==> flow/design.v <==
`timescale 1ns/1ps
module updateNeuron
(
	input						clk				,
	input						rst_n			,
	input						i_run			,
	input						i_init			,
	input						i_s_lern		,
	input						i_s_infr		,
	input signed 	[24:0]  	exc_current		,
	input signed 	[24:0]  	inh_current		,
	output 						o_s_init		,
	output						o_spike			,
	output						o_valid			,
	output			[4:0]		o_neuron_idx	,
	output			[49:0]		d_c				,
	output			[4:0]		addr_c			,
	output						ce_c			,
	output						we_c			,
	input			[49:0]		q_c				,
	output			[54:0]		d_m				,
	output			[4:0]		addr_m			,
	output						ce_m			,
	output						we_m			,
	input			[54:0]		q_m
);
wire 					s_idle					;
wire 					s_init					;
wire 					s_read					;
wire 					s_calc					;
wire 					s_wrte					;
wire 					s_done					;
reg 			[3:0] 	fsm						;
reg 			[2:0] 	c_state					;
reg 			[2:0] 	n_state					;
reg 			[4:0] 	neuron_idx				;
reg signed 		[24:0] 	exc_cur_buf				;
reg signed 		[24:0] 	inh_cur_buf				;
wire signed 	[24:0] 	c_ge					;
wire signed 	[24:0] 	c_gi					;
wire signed 	[24:0] 	c_vm					;
wire signed 	[24:0] 	c_vt					;
wire 					c_ref_check				;
wire 			[3:0] 	c_ref_count				;
wire signed 	[24:0] 	e_rest = 25'd5242880	;		 
wire signed 	[24:0] 	e_exc = 25'd6881280		;		 
wire signed 	[24:0] 	e_inh = 25'd3604480		;		 
wire signed 	[24:0] 	thresh_add  = 25'd11240	;	 
wire signed 	[24:0] 	inh_max = 25'd655360	;		 
reg signed 		[24:0] 	mult_1_in_1				;
reg signed 		[17:0] 	mult_1_in_2				;
reg signed 		[24:0] 	mult_2_in_1				;
reg signed 		[17:0] 	mult_2_in_2				;
reg signed 		[24:0] 	add_max					;	
reg signed 		[42:0] 	mult_1_out				;
reg signed 		[42:0] 	mult_2_out				;
reg signed 		[24:0] 	n_ge					;
reg signed 		[24:0] 	n_gi					;
reg signed 		[24:0] 	n_vm					;
reg signed 		[24:0] 	n_vt					;
reg 					n_ref_check				;
reg 			[3:0] 	n_ref_count				;
reg 					fire					;
localparam S_IDLE = 3'b000;
localparam S_READ = 3'b001;
localparam S_CALC = 3'b010;
localparam S_WRTE = 3'b011;
localparam S_INIT = 3'b111;
localparam S_DONE = 3'b100;
always @(posedge clk or negedge rst_n) begin
	if(!rst_n) begin
		exc_cur_buf <= 25'd0;
		inh_cur_buf <= 25'd0;
	end else if(i_run) begin
		exc_cur_buf <= exc_current;
		inh_cur_buf <= inh_current;
	end
end
always @(*) begin
	n_state = c_state;
	case(c_state)
		S_IDLE: begin
			if(i_run)
				n_state = S_READ;
			if(i_init)
				n_state = S_INIT;
		end 
		S_INIT:
			if(neuron_idx == 5'd17) 
				n_state = S_IDLE;
		S_READ:
			n_state = S_CALC;
		S_CALC:
			if(fsm == 4'd9)
				n_state = S_WRTE;
		S_WRTE:
			n_state = S_DONE;
		S_DONE:
			n_state = S_IDLE;
	endcase
end
always @(posedge clk or negedge rst_n) begin
	if(!rst_n) begin
		c_state <= S_IDLE;
	end else begin
		c_state <= n_state;
	end
end
assign s_idle = (c_state == S_IDLE);
assign s_init = (c_state == S_INIT);
assign s_read = (c_state == S_READ);
assign s_calc = (c_state == S_CALC);
assign s_wrte = (c_state == S_WRTE);
assign s_done = (c_state == S_DONE);
always @(posedge clk or negedge rst_n) begin
	if(!rst_n) begin
		fsm <= 4'd0;
	end else begin
		if(s_calc) begin
			fsm <= fsm + 4'd1;
		end else begin
			fsm <= 4'd0;
		end
	end
end
always @(posedge clk or negedge rst_n) begin
	if(!rst_n) begin
		neuron_idx <= 5'd0;
	end else begin
		if(s_done || s_init) begin
			if(neuron_idx == 5'd17) begin
				neuron_idx <= 5'd0;
			end else begin
				neuron_idx <= neuron_idx + 5'd1;
			end
		end else begin
			neuron_idx <= neuron_idx;
		end
	end
end
reg signed [24:0] add2_1_in_1;
reg signed [24:0] add2_1_in_2;
reg signed [24:0] add2_2_in_1;
reg signed [24:0] add2_2_in_2;
reg signed [24:0] add3_1_in_1;
reg signed [24:0] add3_1_in_2;
reg signed [24:0] add3_1_in_3;
reg signed [24:0] add3_2_in_1;
reg signed [24:0] add3_2_in_2;
reg signed [24:0] add3_2_in_3;
(* dont_touch = "true" *) wire signed [24:0] add2_1_out;
(* dont_touch = "true" *) wire signed [24:0] add2_2_out;
(* dont_touch = "true" *) wire signed [24:0] add3_1_out;
(* dont_touch = "true" *) wire signed [24:0] add3_2_out;
always @(posedge clk or negedge rst_n) begin
	if(!rst_n) begin
		add2_1_in_1 <= 25'd0;
		add2_1_in_2 <= 25'd0;
		add2_2_in_1 <= 25'd0;
		add2_2_in_2 <= 25'd0;
		add3_1_in_1 <= 25'd0;
		add3_1_in_2 <= 25'd0;
		add3_1_in_3 <= 25'd0;
		add3_2_in_1 <= 25'd0;
		add3_2_in_2 <= 25'd0;
		add3_2_in_3 <= 25'd0;
	end else begin
		case (fsm)
			4'd0: begin
				add2_1_in_1 <= 25'd0;
				add2_1_in_2 <= 25'd0;
				add2_2_in_1 <= 25'd0;
				add2_2_in_2 <= 25'd0;
				add3_1_in_1 <= 25'd0;
				add3_1_in_2 <= 25'd0;
				add3_1_in_3 <= 25'd0;
				add3_2_in_1 <= 25'd0;
				add3_2_in_2 <= 25'd0;
				add3_2_in_3 <= 25'd0;
			end
			4'd1: begin
				add2_1_in_1 <= 25'd0;		
				add2_1_in_2 <= 25'd0;
				add2_2_in_1 <= 25'd0;		
				add2_2_in_2 <= 25'd0;
				add3_1_in_1 <= 25'd0;
				add3_1_in_2 <= 25'd0;
				add3_1_in_3 <= 25'd0;
				add3_2_in_1 <= c_ref_check ? 25'd0 : c_gi;
				add3_2_in_2 <= c_ref_check ? 25'd0 : inh_cur_buf;
				add3_2_in_3 <= c_ref_check ? 25'd0 : -(c_gi >>> 4);
			end
			4'd2: begin
				if(!c_ref_check) begin
					add2_1_in_1 <= e_exc;		 
					add2_1_in_2 <= -c_vm;
					add2_2_in_1 <= e_inh;		 
					add2_2_in_2 <= -c_vm;
					add3_1_in_1 <= c_ge;
					add3_1_in_2 <= exc_cur_buf;
					add3_1_in_3 <= -(c_ge >>> 3);
					add3_2_in_1 <= add3_2_in_1;
					add3_2_in_2 <= add3_2_in_2;
					add3_2_in_3 <= add3_2_in_3;
				end else begin
					add2_1_in_1 <= 25'd0;		 
					add2_1_in_2 <= 25'd0;
					add2_2_in_1 <= 25'd0;		 
					add2_2_in_2 <= 25'd0;
					add3_1_in_1 <= 25'd0;
					add3_1_in_2 <= 25'd0;
					add3_1_in_3 <= 25'd0;
					add3_2_in_1 <= 25'd0;
					add3_2_in_2 <= 25'd0;
					add3_2_in_3 <= 25'd0;
				end
			end
			4'd3: begin
				add2_1_in_1 <= add2_1_in_1;		
				add2_1_in_2 <= add2_1_in_2;
				add2_2_in_1 <= add2_2_in_1;		
				add2_2_in_2 <= add2_2_in_2;
				add3_1_in_1 <= add3_1_in_1;
				add3_1_in_2 <= add3_1_in_2;
				add3_1_in_3 <= add3_1_in_3;
				add3_2_in_1 <= add3_2_in_1;
				add3_2_in_2 <= add3_2_in_2;
				add3_2_in_3 <= add3_2_in_3;
			end
			4'd4: begin
				if(!c_ref_check) begin
					add2_1_in_1 <= e_rest;		 
					add2_1_in_2 <= -c_vm;
					add2_2_in_1 <= add2_2_in_1;		
					add2_2_in_2 <= add2_2_in_2;
					add3_1_in_1 <= add3_1_in_1;
					add3_1_in_2 <= add3_1_in_2;
					add3_1_in_3 <= add3_1_in_3;
					add3_2_in_1 <= add3_2_in_1;
					add3_2_in_2 <= add3_2_in_2;
					add3_2_in_3 <= add3_2_in_3;
				end else begin
					add2_1_in_1 <= 25'd0;		
					add2_1_in_2 <= 25'd0;
					add2_2_in_1 <= add2_2_in_1;		
					add2_2_in_2 <= add2_2_in_2;
					add3_1_in_1 <= add3_1_in_1;
					add3_1_in_2 <= add3_1_in_2;
					add3_1_in_3 <= add3_1_in_3;
					add3_2_in_1 <= add3_2_in_1;
					add3_2_in_2 <= add3_2_in_2;
					add3_2_in_3 <= add3_2_in_3;
				end
			end
			4'd5: begin
				add2_1_in_1 <= i_s_lern ? e_rest : 25'd0;		 
				add2_1_in_2 <= i_s_lern ? -c_vt : 25'd0;
				add2_2_in_1 <= add2_2_in_1;		
				add2_2_in_2 <= add2_2_in_2;
				add3_1_in_1 <= mult_1_out >>> 10;
				add3_1_in_2 <= mult_2_out >>> 10;
				add3_1_in_3 <= add2_1_out >>> 1;
				add3_2_in_1 <= add3_2_in_1;
				add3_2_in_2 <= add3_2_in_2;
				add3_2_in_3 <= add3_2_in_3;
			end
			4'd6: begin
				if(!c_ref_check) begin
					add2_1_in_1 <= c_vm;
					add2_1_in_2 <= add3_1_out >>> 7;
					add2_2_in_1 <= c_vt;
					add2_2_in_2 <= add2_1_out >>> 17;
					add3_1_in_1 <= add3_1_in_1;
					add3_1_in_2 <= add3_1_in_2;
					add3_1_in_3 <= add3_1_in_3;
					add3_2_in_1 <= add3_2_in_1;
					add3_2_in_2 <= add3_2_in_2;
					add3_2_in_3 <= add3_2_in_3;
				end else begin
					add2_1_in_1 <= c_vm;
					add2_1_in_2 <= 25'd0;
					add2_2_in_1 <= c_vt;
					add2_2_in_2 <= add2_1_out >>> 17;
					add3_1_in_1 <= add3_1_in_1;
					add3_1_in_2 <= add3_1_in_2;
					add3_1_in_3 <= add3_1_in_3;
					add3_2_in_1 <= add3_2_in_1;
					add3_2_in_2 <= add3_2_in_2;
					add3_2_in_3 <= add3_2_in_3;
				end
			end
			4'd7: begin
				add2_1_in_1 <= add2_1_in_1;
				add2_1_in_2 <= add2_1_in_2;
				add2_2_in_1 <= add2_2_in_1;
				add2_2_in_2 <= add2_2_in_2;
				add3_1_in_1 <= add3_1_in_1;
				add3_1_in_2 <= add3_1_in_2;
				add3_1_in_3 <= add3_1_in_3;
				add3_2_in_1 <= add3_2_in_1;
				add3_2_in_2 <= add3_2_in_2;
				add3_2_in_3 <= add3_2_in_3;
			end
			4'd8: begin
				if(fire) begin
					add2_1_in_1 <= i_s_infr ? 25'd0 : thresh_add;		 
					add2_1_in_2 <= n_vt;
					add2_2_in_1 <= add2_2_in_1;		
					add2_2_in_2 <= add2_2_in_2;
					add3_1_in_1 <= add3_1_in_1;
					add3_1_in_2 <= add3_1_in_2;
					add3_1_in_3 <= add3_1_in_3;
					add3_2_in_1 <= add3_2_in_1;
					add3_2_in_2 <= add3_2_in_2;
					add3_2_in_3 <= add3_2_in_3;
				end else begin
					add2_1_in_1 <= add2_1_in_1;		
					add2_1_in_2 <= add2_1_in_2;
					add2_2_in_1 <= add2_2_in_1;		
					add2_2_in_2 <= add2_2_in_2;
					add3_1_in_1 <= add3_1_in_1;
					add3_1_in_2 <= add3_1_in_2;
					add3_1_in_3 <= add3_1_in_3;
					add3_2_in_1 <= add3_2_in_1;
					add3_2_in_2 <= add3_2_in_2;
					add3_2_in_3 <= add3_2_in_3;
				end
			end
			default: begin
				add2_1_in_1 <= add2_1_in_1;
				add2_1_in_2 <= add2_1_in_2;
				add2_2_in_1 <= add2_2_in_1;
				add2_2_in_2 <= add2_2_in_2;
				add3_1_in_1 <= add3_1_in_1;
				add3_1_in_2 <= add3_1_in_2;
				add3_1_in_3 <= add3_1_in_3;
				add3_2_in_1 <= add3_2_in_1;
				add3_2_in_2 <= add3_2_in_2;
				add3_2_in_3 <= add3_2_in_3;
			end
		endcase
	end
end
assign add2_1_out = add2_1_in_1 + add2_1_in_2;
assign add2_2_out = add2_2_in_1 + add2_2_in_2;
assign add3_1_out = add3_1_in_1 + add3_1_in_2 + add3_1_in_3;
assign add3_2_out = add3_2_in_1 + add3_2_in_2 + add3_2_in_3;
always @(posedge clk or negedge rst_n) begin
	if(!rst_n) begin
		add_max <= 25'd0;
	end else begin
		if(fsm == 4'd2) begin
			add_max <= (inh_max < add3_2_out) ? inh_max : add3_2_out;
		end else if(fsm == 4'd8) begin
			add_max <= 25'd0;
		end else begin
			add_max <= add_max;
		end
	end
end
always @(posedge clk) begin
	mult_1_out <= mult_1_in_1 * mult_1_in_2;
	mult_2_out <= mult_2_in_1 * mult_2_in_2;
end
always @(posedge clk or negedge rst_n) begin
	if(!rst_n) begin
		mult_1_in_1 <= 25'd0;  
		mult_1_in_2 <= 18'd0; 
		mult_2_in_1 <= 25'd0; 
		mult_2_in_2 <= 18'd0; 
	end else begin
		if(fsm == 4'd3) begin
			mult_1_in_1 <= add3_1_out;  
			mult_1_in_2 <= add2_1_out >>> 7; 
			mult_2_in_1 <= add_max; 
			mult_2_in_2 <= add2_2_out >>> 7; 
		end else begin
			mult_1_in_1 <= 25'd0;  
			mult_1_in_2 <= 18'd0; 
			mult_2_in_1 <= 25'd0; 
			mult_2_in_2 <= 18'd0; 
		end
	end
end
always @(posedge clk or negedge rst_n) begin
	if(!rst_n) begin
		n_ge <= 25'd0;
		n_gi <= 25'd0;
		n_vm <= 25'd0;
		n_vt <= 25'd0;
		fire <= 1'd0;
		n_ref_check <= 1'b0;
		n_ref_count <= 4'd0;
	end else begin 
		case (fsm)
			4'd3: begin
				n_ge <= add3_1_out;
				n_gi <= add_max;
				fire <= 1'b0;
			end
			4'd5: begin
				if(c_ref_check) begin
					n_ref_count <= c_ref_count + 4'd1;
				end else begin
					n_ref_count <= c_ref_count;
				end
				n_ref_check <= c_ref_check;
			end
			4'd7: begin
				n_vm <= add2_1_out;
				n_vt <= add2_2_out;
				if(add2_1_out > add2_2_out) begin
					fire <= 1'b1;
					n_ref_check <= 1'b1;
					n_ge <= 25'd0;
					n_gi <= 25'd0;
				end
			end
			4'd9: begin
				if(fire) begin
					n_vm <= e_rest;		 
					n_vt <= add2_1_out;
				end
				if(n_ref_count == 4'd11) begin
					n_ref_check <= 1'b0;
					n_ref_count <= 4'd0;
				end
			end
		endcase
	end
end
assign ce_c 		= 		s_init || s_read || s_wrte;
assign we_c 		= 		s_init || s_wrte; 
assign ce_m 		= 		s_init || s_read || s_wrte;
assign we_m 		= 		s_init || s_wrte;
assign addr_c 		= 		neuron_idx;
assign addr_m 		= 		neuron_idx;
assign d_c 			= 		s_init ? 50'd0 : {n_ge, n_gi};
assign d_m 			= 		s_init ? {1'b0, 4'd0, e_rest, 25'd5406720} : {n_ref_check, n_ref_count, n_vm, n_vt};
assign c_ge 		= 		q_c[49:25];
assign c_gi 		= 		q_c[24:0];
assign c_vm 		= 		q_m[49:25];
assign c_vt 		= 		q_m[24:0];
assign c_ref_check 	= 		q_m[54];
assign c_ref_count 	= 		q_m[53:50];
assign o_s_init 	=	 	s_init;
assign o_spike 		= 		fire;
assign o_valid 		= 		s_done;
assign o_neuron_idx = 		neuron_idx;
endmodule
== From RTL to reports: updateNeuron ==
The steps from the RTL of updateNeuron to its reports follow in flow order.
Line numbers count from 1 in the design file above.
Operators carry their Yosys type and port widths (W data, S select, Z words).
Cell names lack the library's common part.
A cell with n/a has no value.

* Top module: updateNeuron
* Clock: clk
* Cell library: sky130hd
* Library corner: tt_025C_1v80

== Word-level counts ==
Counts by Yosys on the flattened word-level netlist (proc, flatten, opt, wreduce; memories kept). Register bits leave out memories and registers merged into their read ports (data or address). Print and check cells are left out. Cells with the same type and inputs are merged into one.

* Bits in registers: 599
* Latch bits: 0
* Bits in writable memories: 0
* ROM bits: 0
* Word width x clocked read ports: 0
* Memory cells: 0
* Word-level cells: 152

* Add/sub/neg operators: 13
* $mul: 2
* Div/mod/pow operators: 0
* Order comparisons: 2
* Equality and inequality tests: 24
* Shift operators: 0
* Multiplexer cells: 57
* Bitwise logic cells: 0
* Reductions and logical operators: 25

{| class="wikitable"
|+ Operator list
! operator !! number
|-
| $mul A25 B18 Y35 || 2
|-
| $pmux W25 S3 || 8
|-
| $mux W25 || 20
|-
| $pmux W25 S2 || 4
|-
| $add A25 B25 Y25 || 6
|-
| $pmux W25 S6 || 1
|-
| $pmux W25 S5 || 1
|-
| $mux W23 || 3
|-
| $mux W55 || 1
|-
| $neg A25 Y25 || 2
|-
| $mux W50 || 1
|-
| $mux W18 || 2
|-
| $lt A21 B25 Y1 const A || 1
|-
| $neg A21 Y25 || 1
|-
| $neg A22 Y25 || 1
|-
| $gt A25 B25 Y1 || 1
|-
| $mux W22 || 1
|-
| $pmux W3 S6 || 1
|-
| $eq A4 B3 Y1 const B || 4
|-
| $ne A2 B2 Y1 const B || 7
|-
| $mux W14 || 1
|-
| $reduce_bool A3 Y1 || 4
|-
| $eq A4 B4 Y1 const B || 3
|-
| $reduce_bool A6 Y1 || 2
|-
| $mux W4 || 3
|-
| $mux W3 || 4
|-
| $reduce_and A2 Y1 || 5
|-
| $reduce_bool A2 Y1 || 4
|}

Other operator kinds: 20; their cells: 29.

== Longest topological paths ==
Longest topological path by Yosys (ltp), each cell counted once; first at word level (registers and memories cut), then after technology mapping (sequential cells cut; the memories' decode and read muxes count).

* Word-level depth: 5
* ABC_AREA: 0
* Depth in mapped cells: 25
* Gate-level depth less buffers: 24

== After synthesis ==
Yosys stat after the flow's synthesis: flattened, memories mapped to cells. It holds for the ABC_AREA given above (unset counts as 0); a run with the other value may have another netlist.
The area totals of this step are shown rounded.

* Mapped cells: 5699
* Cell area after synthesis: 0.056 mm^2
* Flip-flop cells: 581

{| class="wikitable"
|+ Cell types
! cell !! number
|-
| fa_1 || 782
|-
| dfrtp_1 || 530
|-
| ha_1 || 317
|-
| inv_1 || 989
|-
| and2_1 || 381
|-
| nand2_1 || 597
|-
| xnor2_1 || 148
|-
| a22o_1 || 120
|-
| dfxtp_1 || 50
|-
| clkbuf_1 || 248
|-
| xor2_1 || 96
|-
| a21o_1 || 111
|-
| nor2_1 || 218
|-
| o21ai_0 || 160
|-
| nor2b_1 || 121
|-
| a222oi_1 || 69
|-
| a21oi_1 || 118
|-
| mux2_2 || 50
|}

Not listed: further types 71, cells in them 594.

== Timing after synthesis ==
Source: OpenSTA report_checks on the synthesized netlist (no wires, ideal clock, input and output delay 20% of the period each), path of least setup slack; recovery checks are left aside. Register names are those of the netlist, which keeps one name where synthesis merged equal registers.

* Path type: register to register
* Start point: register mult_1_in_2[9]
* End point: register mult_1_out[33]
* Clock period: 7.2 ns
* Setup time: 0.095 ns
* Time at the first pin: 0.000 ns
* Data arrival time: 6.090 ns
* Required time: 7.105 ns
* Slack: 1.014 ns
* Path delay: 6.185 ns
* Stages on the path: 25
* Path buffers: 2
* Period reached after synthesis: 6.186 ns

"path delay" is the arrival time less input delay plus setup time.
"stages on the path": output pins that drive a net of the path, with the launching flip-flop's if there is one; two outputs of one cell count as two.
"period reached after synthesis" = period - worst setup slack (recovery checks aside). The figure is calculated, with input and output delays left at 20% of the set period.
The rows between start and end are the longest chain of elaborated cells between them; the timing report does not say that the signal goes this way. Where chains are equally long, one stands for them.
Each line given opens the expression or statement behind the cell; cells for indexed reads and writes are added by Yosys, which also makes memories of some case tables.
A register here has more assigning lines than the two given.

* Path through: dfrtp_1 -> clkbuf_1 -> clkbuf_1 -> nand2_1 -> fa_1 -> inv_1 -> fa_1 -> inv_1 -> fa_1 -> inv_1 -> fa_1 -> fa_1 -> inv_1 -> fa_1 -> inv_1 -> ha_1 -> and4_1 -> nand2_1 -> a211oi_1 -> o31a_1 -> a41oi_1 -> nand2b_1 -> a211oi_1 -> o21ai_1 -> a221oi_1
* Length of the longest elaborated chain: 1
* Elaborated cells between the ends (all ways): 1
* Source lines of those cells: 1

{| class="wikitable"
|+ RTL lines, path after synthesis
! what !! line !! source
|-
| from (decl) || 51 || <nowiki>reg signed [17:0] mult_1_in_2 ;</nowiki>
|-
| from (assign) || 368 || <nowiki>mult_1_in_2 <= 18'd0;</nowiki>
|-
| from (assign) || 374 || <nowiki>mult_1_in_2 <= add2_1_out >>> 7;</nowiki>
|-
| $mul A25 B18 Y35 || 362 || <nowiki>mult_1_out <= mult_1_in_1 * mult_1_in_2;</nowiki>
|-
| to (assign) || 362 ||
|}

== Timing after layout ==
Path of least setup slack in the final report of record 1 (OpenROAD, finished layout, wires in). Where an end is a register, its clock arrival counts in the times.

* Path type: register to register
* Start point: register mult_1_in_1[13]
* End point: register mult_1_out[33]
* Clock period: 8.3 ns
* Setup time: 0.10 ns
* Time at the first pin: 0.70 ns
* Data arrival time: 7.77 ns
* Required time: 8.90 ns
* Slack: 1.14 ns
* Stages on the path: 21
* Path buffers: 0

The rows between start and end are the longest chain of elaborated cells between them; the timing report does not say that the signal goes this way. Where chains are equally long, one stands for them.
A register here has more assigning lines than the two given.

* Path through: dfrtp_1 -> nand2_1 -> fa_1 -> fa_1 -> fa_1 -> inv_1 -> fa_1 -> fa_1 -> inv_1 -> fa_1 -> inv_1 -> ha_1 -> and4_1 -> nand2_1 -> a211oi_1 -> o31a_1 -> a41oi_1 -> nand2b_1 -> a211oi_1 -> o21ai_1 -> a221oi_1
* Length of the longest elaborated chain: 1
* Elaborated cells between the ends (all ways): 1
* Source lines of those cells: 1

{| class="wikitable"
|+ RTL lines, path after layout
! what !! line !! source
|-
| from (decl) || 50 || <nowiki>reg signed [24:0] mult_1_in_1 ;</nowiki>
|-
| from (assign) || 367 || <nowiki>mult_1_in_1 <= 25'd0;</nowiki>
|-
| from (assign) || 373 || <nowiki>mult_1_in_1 <= add3_1_out;</nowiki>
|-
| $mul A25 B18 Y35 || 362 || <nowiki>mult_1_out <= mult_1_in_1 * mult_1_in_2;</nowiki>
|-
| to (assign) || 362 ||
|}

==> results <==
Below are 3 stored runs of the flow (Yosys, OpenROAD; platform sky130hd) on updateNeuron, each with its settings and what was measured, unordered. Constraints: input delay and output delay 20% of the set period each, output load 0.01 pF.
The results are shown rounded.

=== Record 1 ===
{| class="wikitable"
! Setting !! Value
|-
| CAP_MARGIN || 30
|-
| CORE_ASPECT_RATIO || 0.56
|-
| CORE_MARGIN || 4
|-
| CORE_UTILIZATION || 15
|-
| GPL_ROUTABILITY_DRIVEN || 1
|-
| GPL_TIMING_DRIVEN || 1
|-
| PLACE_DENSITY_LB_ADDON || 0.25
|-
| period_ns || 8.3
|-
| SLEW_MARGIN || 20
|-
! Result !! Value
|-
| Post-synthesis cell area || 0.056 mm^2
|-
| Die area || 0.38 mm^2
|-
| Standard-cell area after layout || 0.068 mm^2
|-
| Setup slack of the worst path || 1.1 ns
|-
| Setup TNS || 0.000 ns
|}

=== Record 2 ===
{| class="wikitable"
! Setting !! Value
|-
| ABC_AREA || 1
|-
| CAP_MARGIN || 0
|-
| CORE_MARGIN || 5
|-
| GPL_TIMING_DRIVEN || 1
|-
| period_ns || 4.63
|-
| CORE_UTILIZATION || 40
|-
| SLEW_MARGIN || 20
|-
! Result !! Value
|-
| Post-synthesis cell area || 0.06 mm^2
|-
| Die area || 0.16 mm^2
|-
| Standard-cell area after layout || 0.075 mm^2
|-
| Setup slack of the worst path || -0.82 ns
|-
| Setup TNS || -31 ns
|}

=== Record 3 ===
{| class="wikitable"
! Setting !! Value
|-
| CAP_MARGIN || 0
|-
| CORE_ASPECT_RATIO || 1.07
|-
| CORE_UTILIZATION || 40
|-
| CTS_CLUSTER_SIZE || 63
|-
| GPL_ROUTABILITY_DRIVEN || 0
|-
| PLACE_DENSITY_LB_ADDON || 0.02
|-
| SLEW_MARGIN || 10
|-
| TNS_END_PERCENT || 95
|-
| period_ns || 8.14
|-
| CORE_MARGIN || 2
|-
! Result !! Value
|-
| Post-synthesis cell area || 0.056 mm^2
|-
| Die area || 0.14 mm^2
|-
| Standard-cell area after layout || 0.063 mm^2
|-
| Setup slack of the worst path || 0.87 ns
|-
| Setup TNS || 0.000 ns
|}
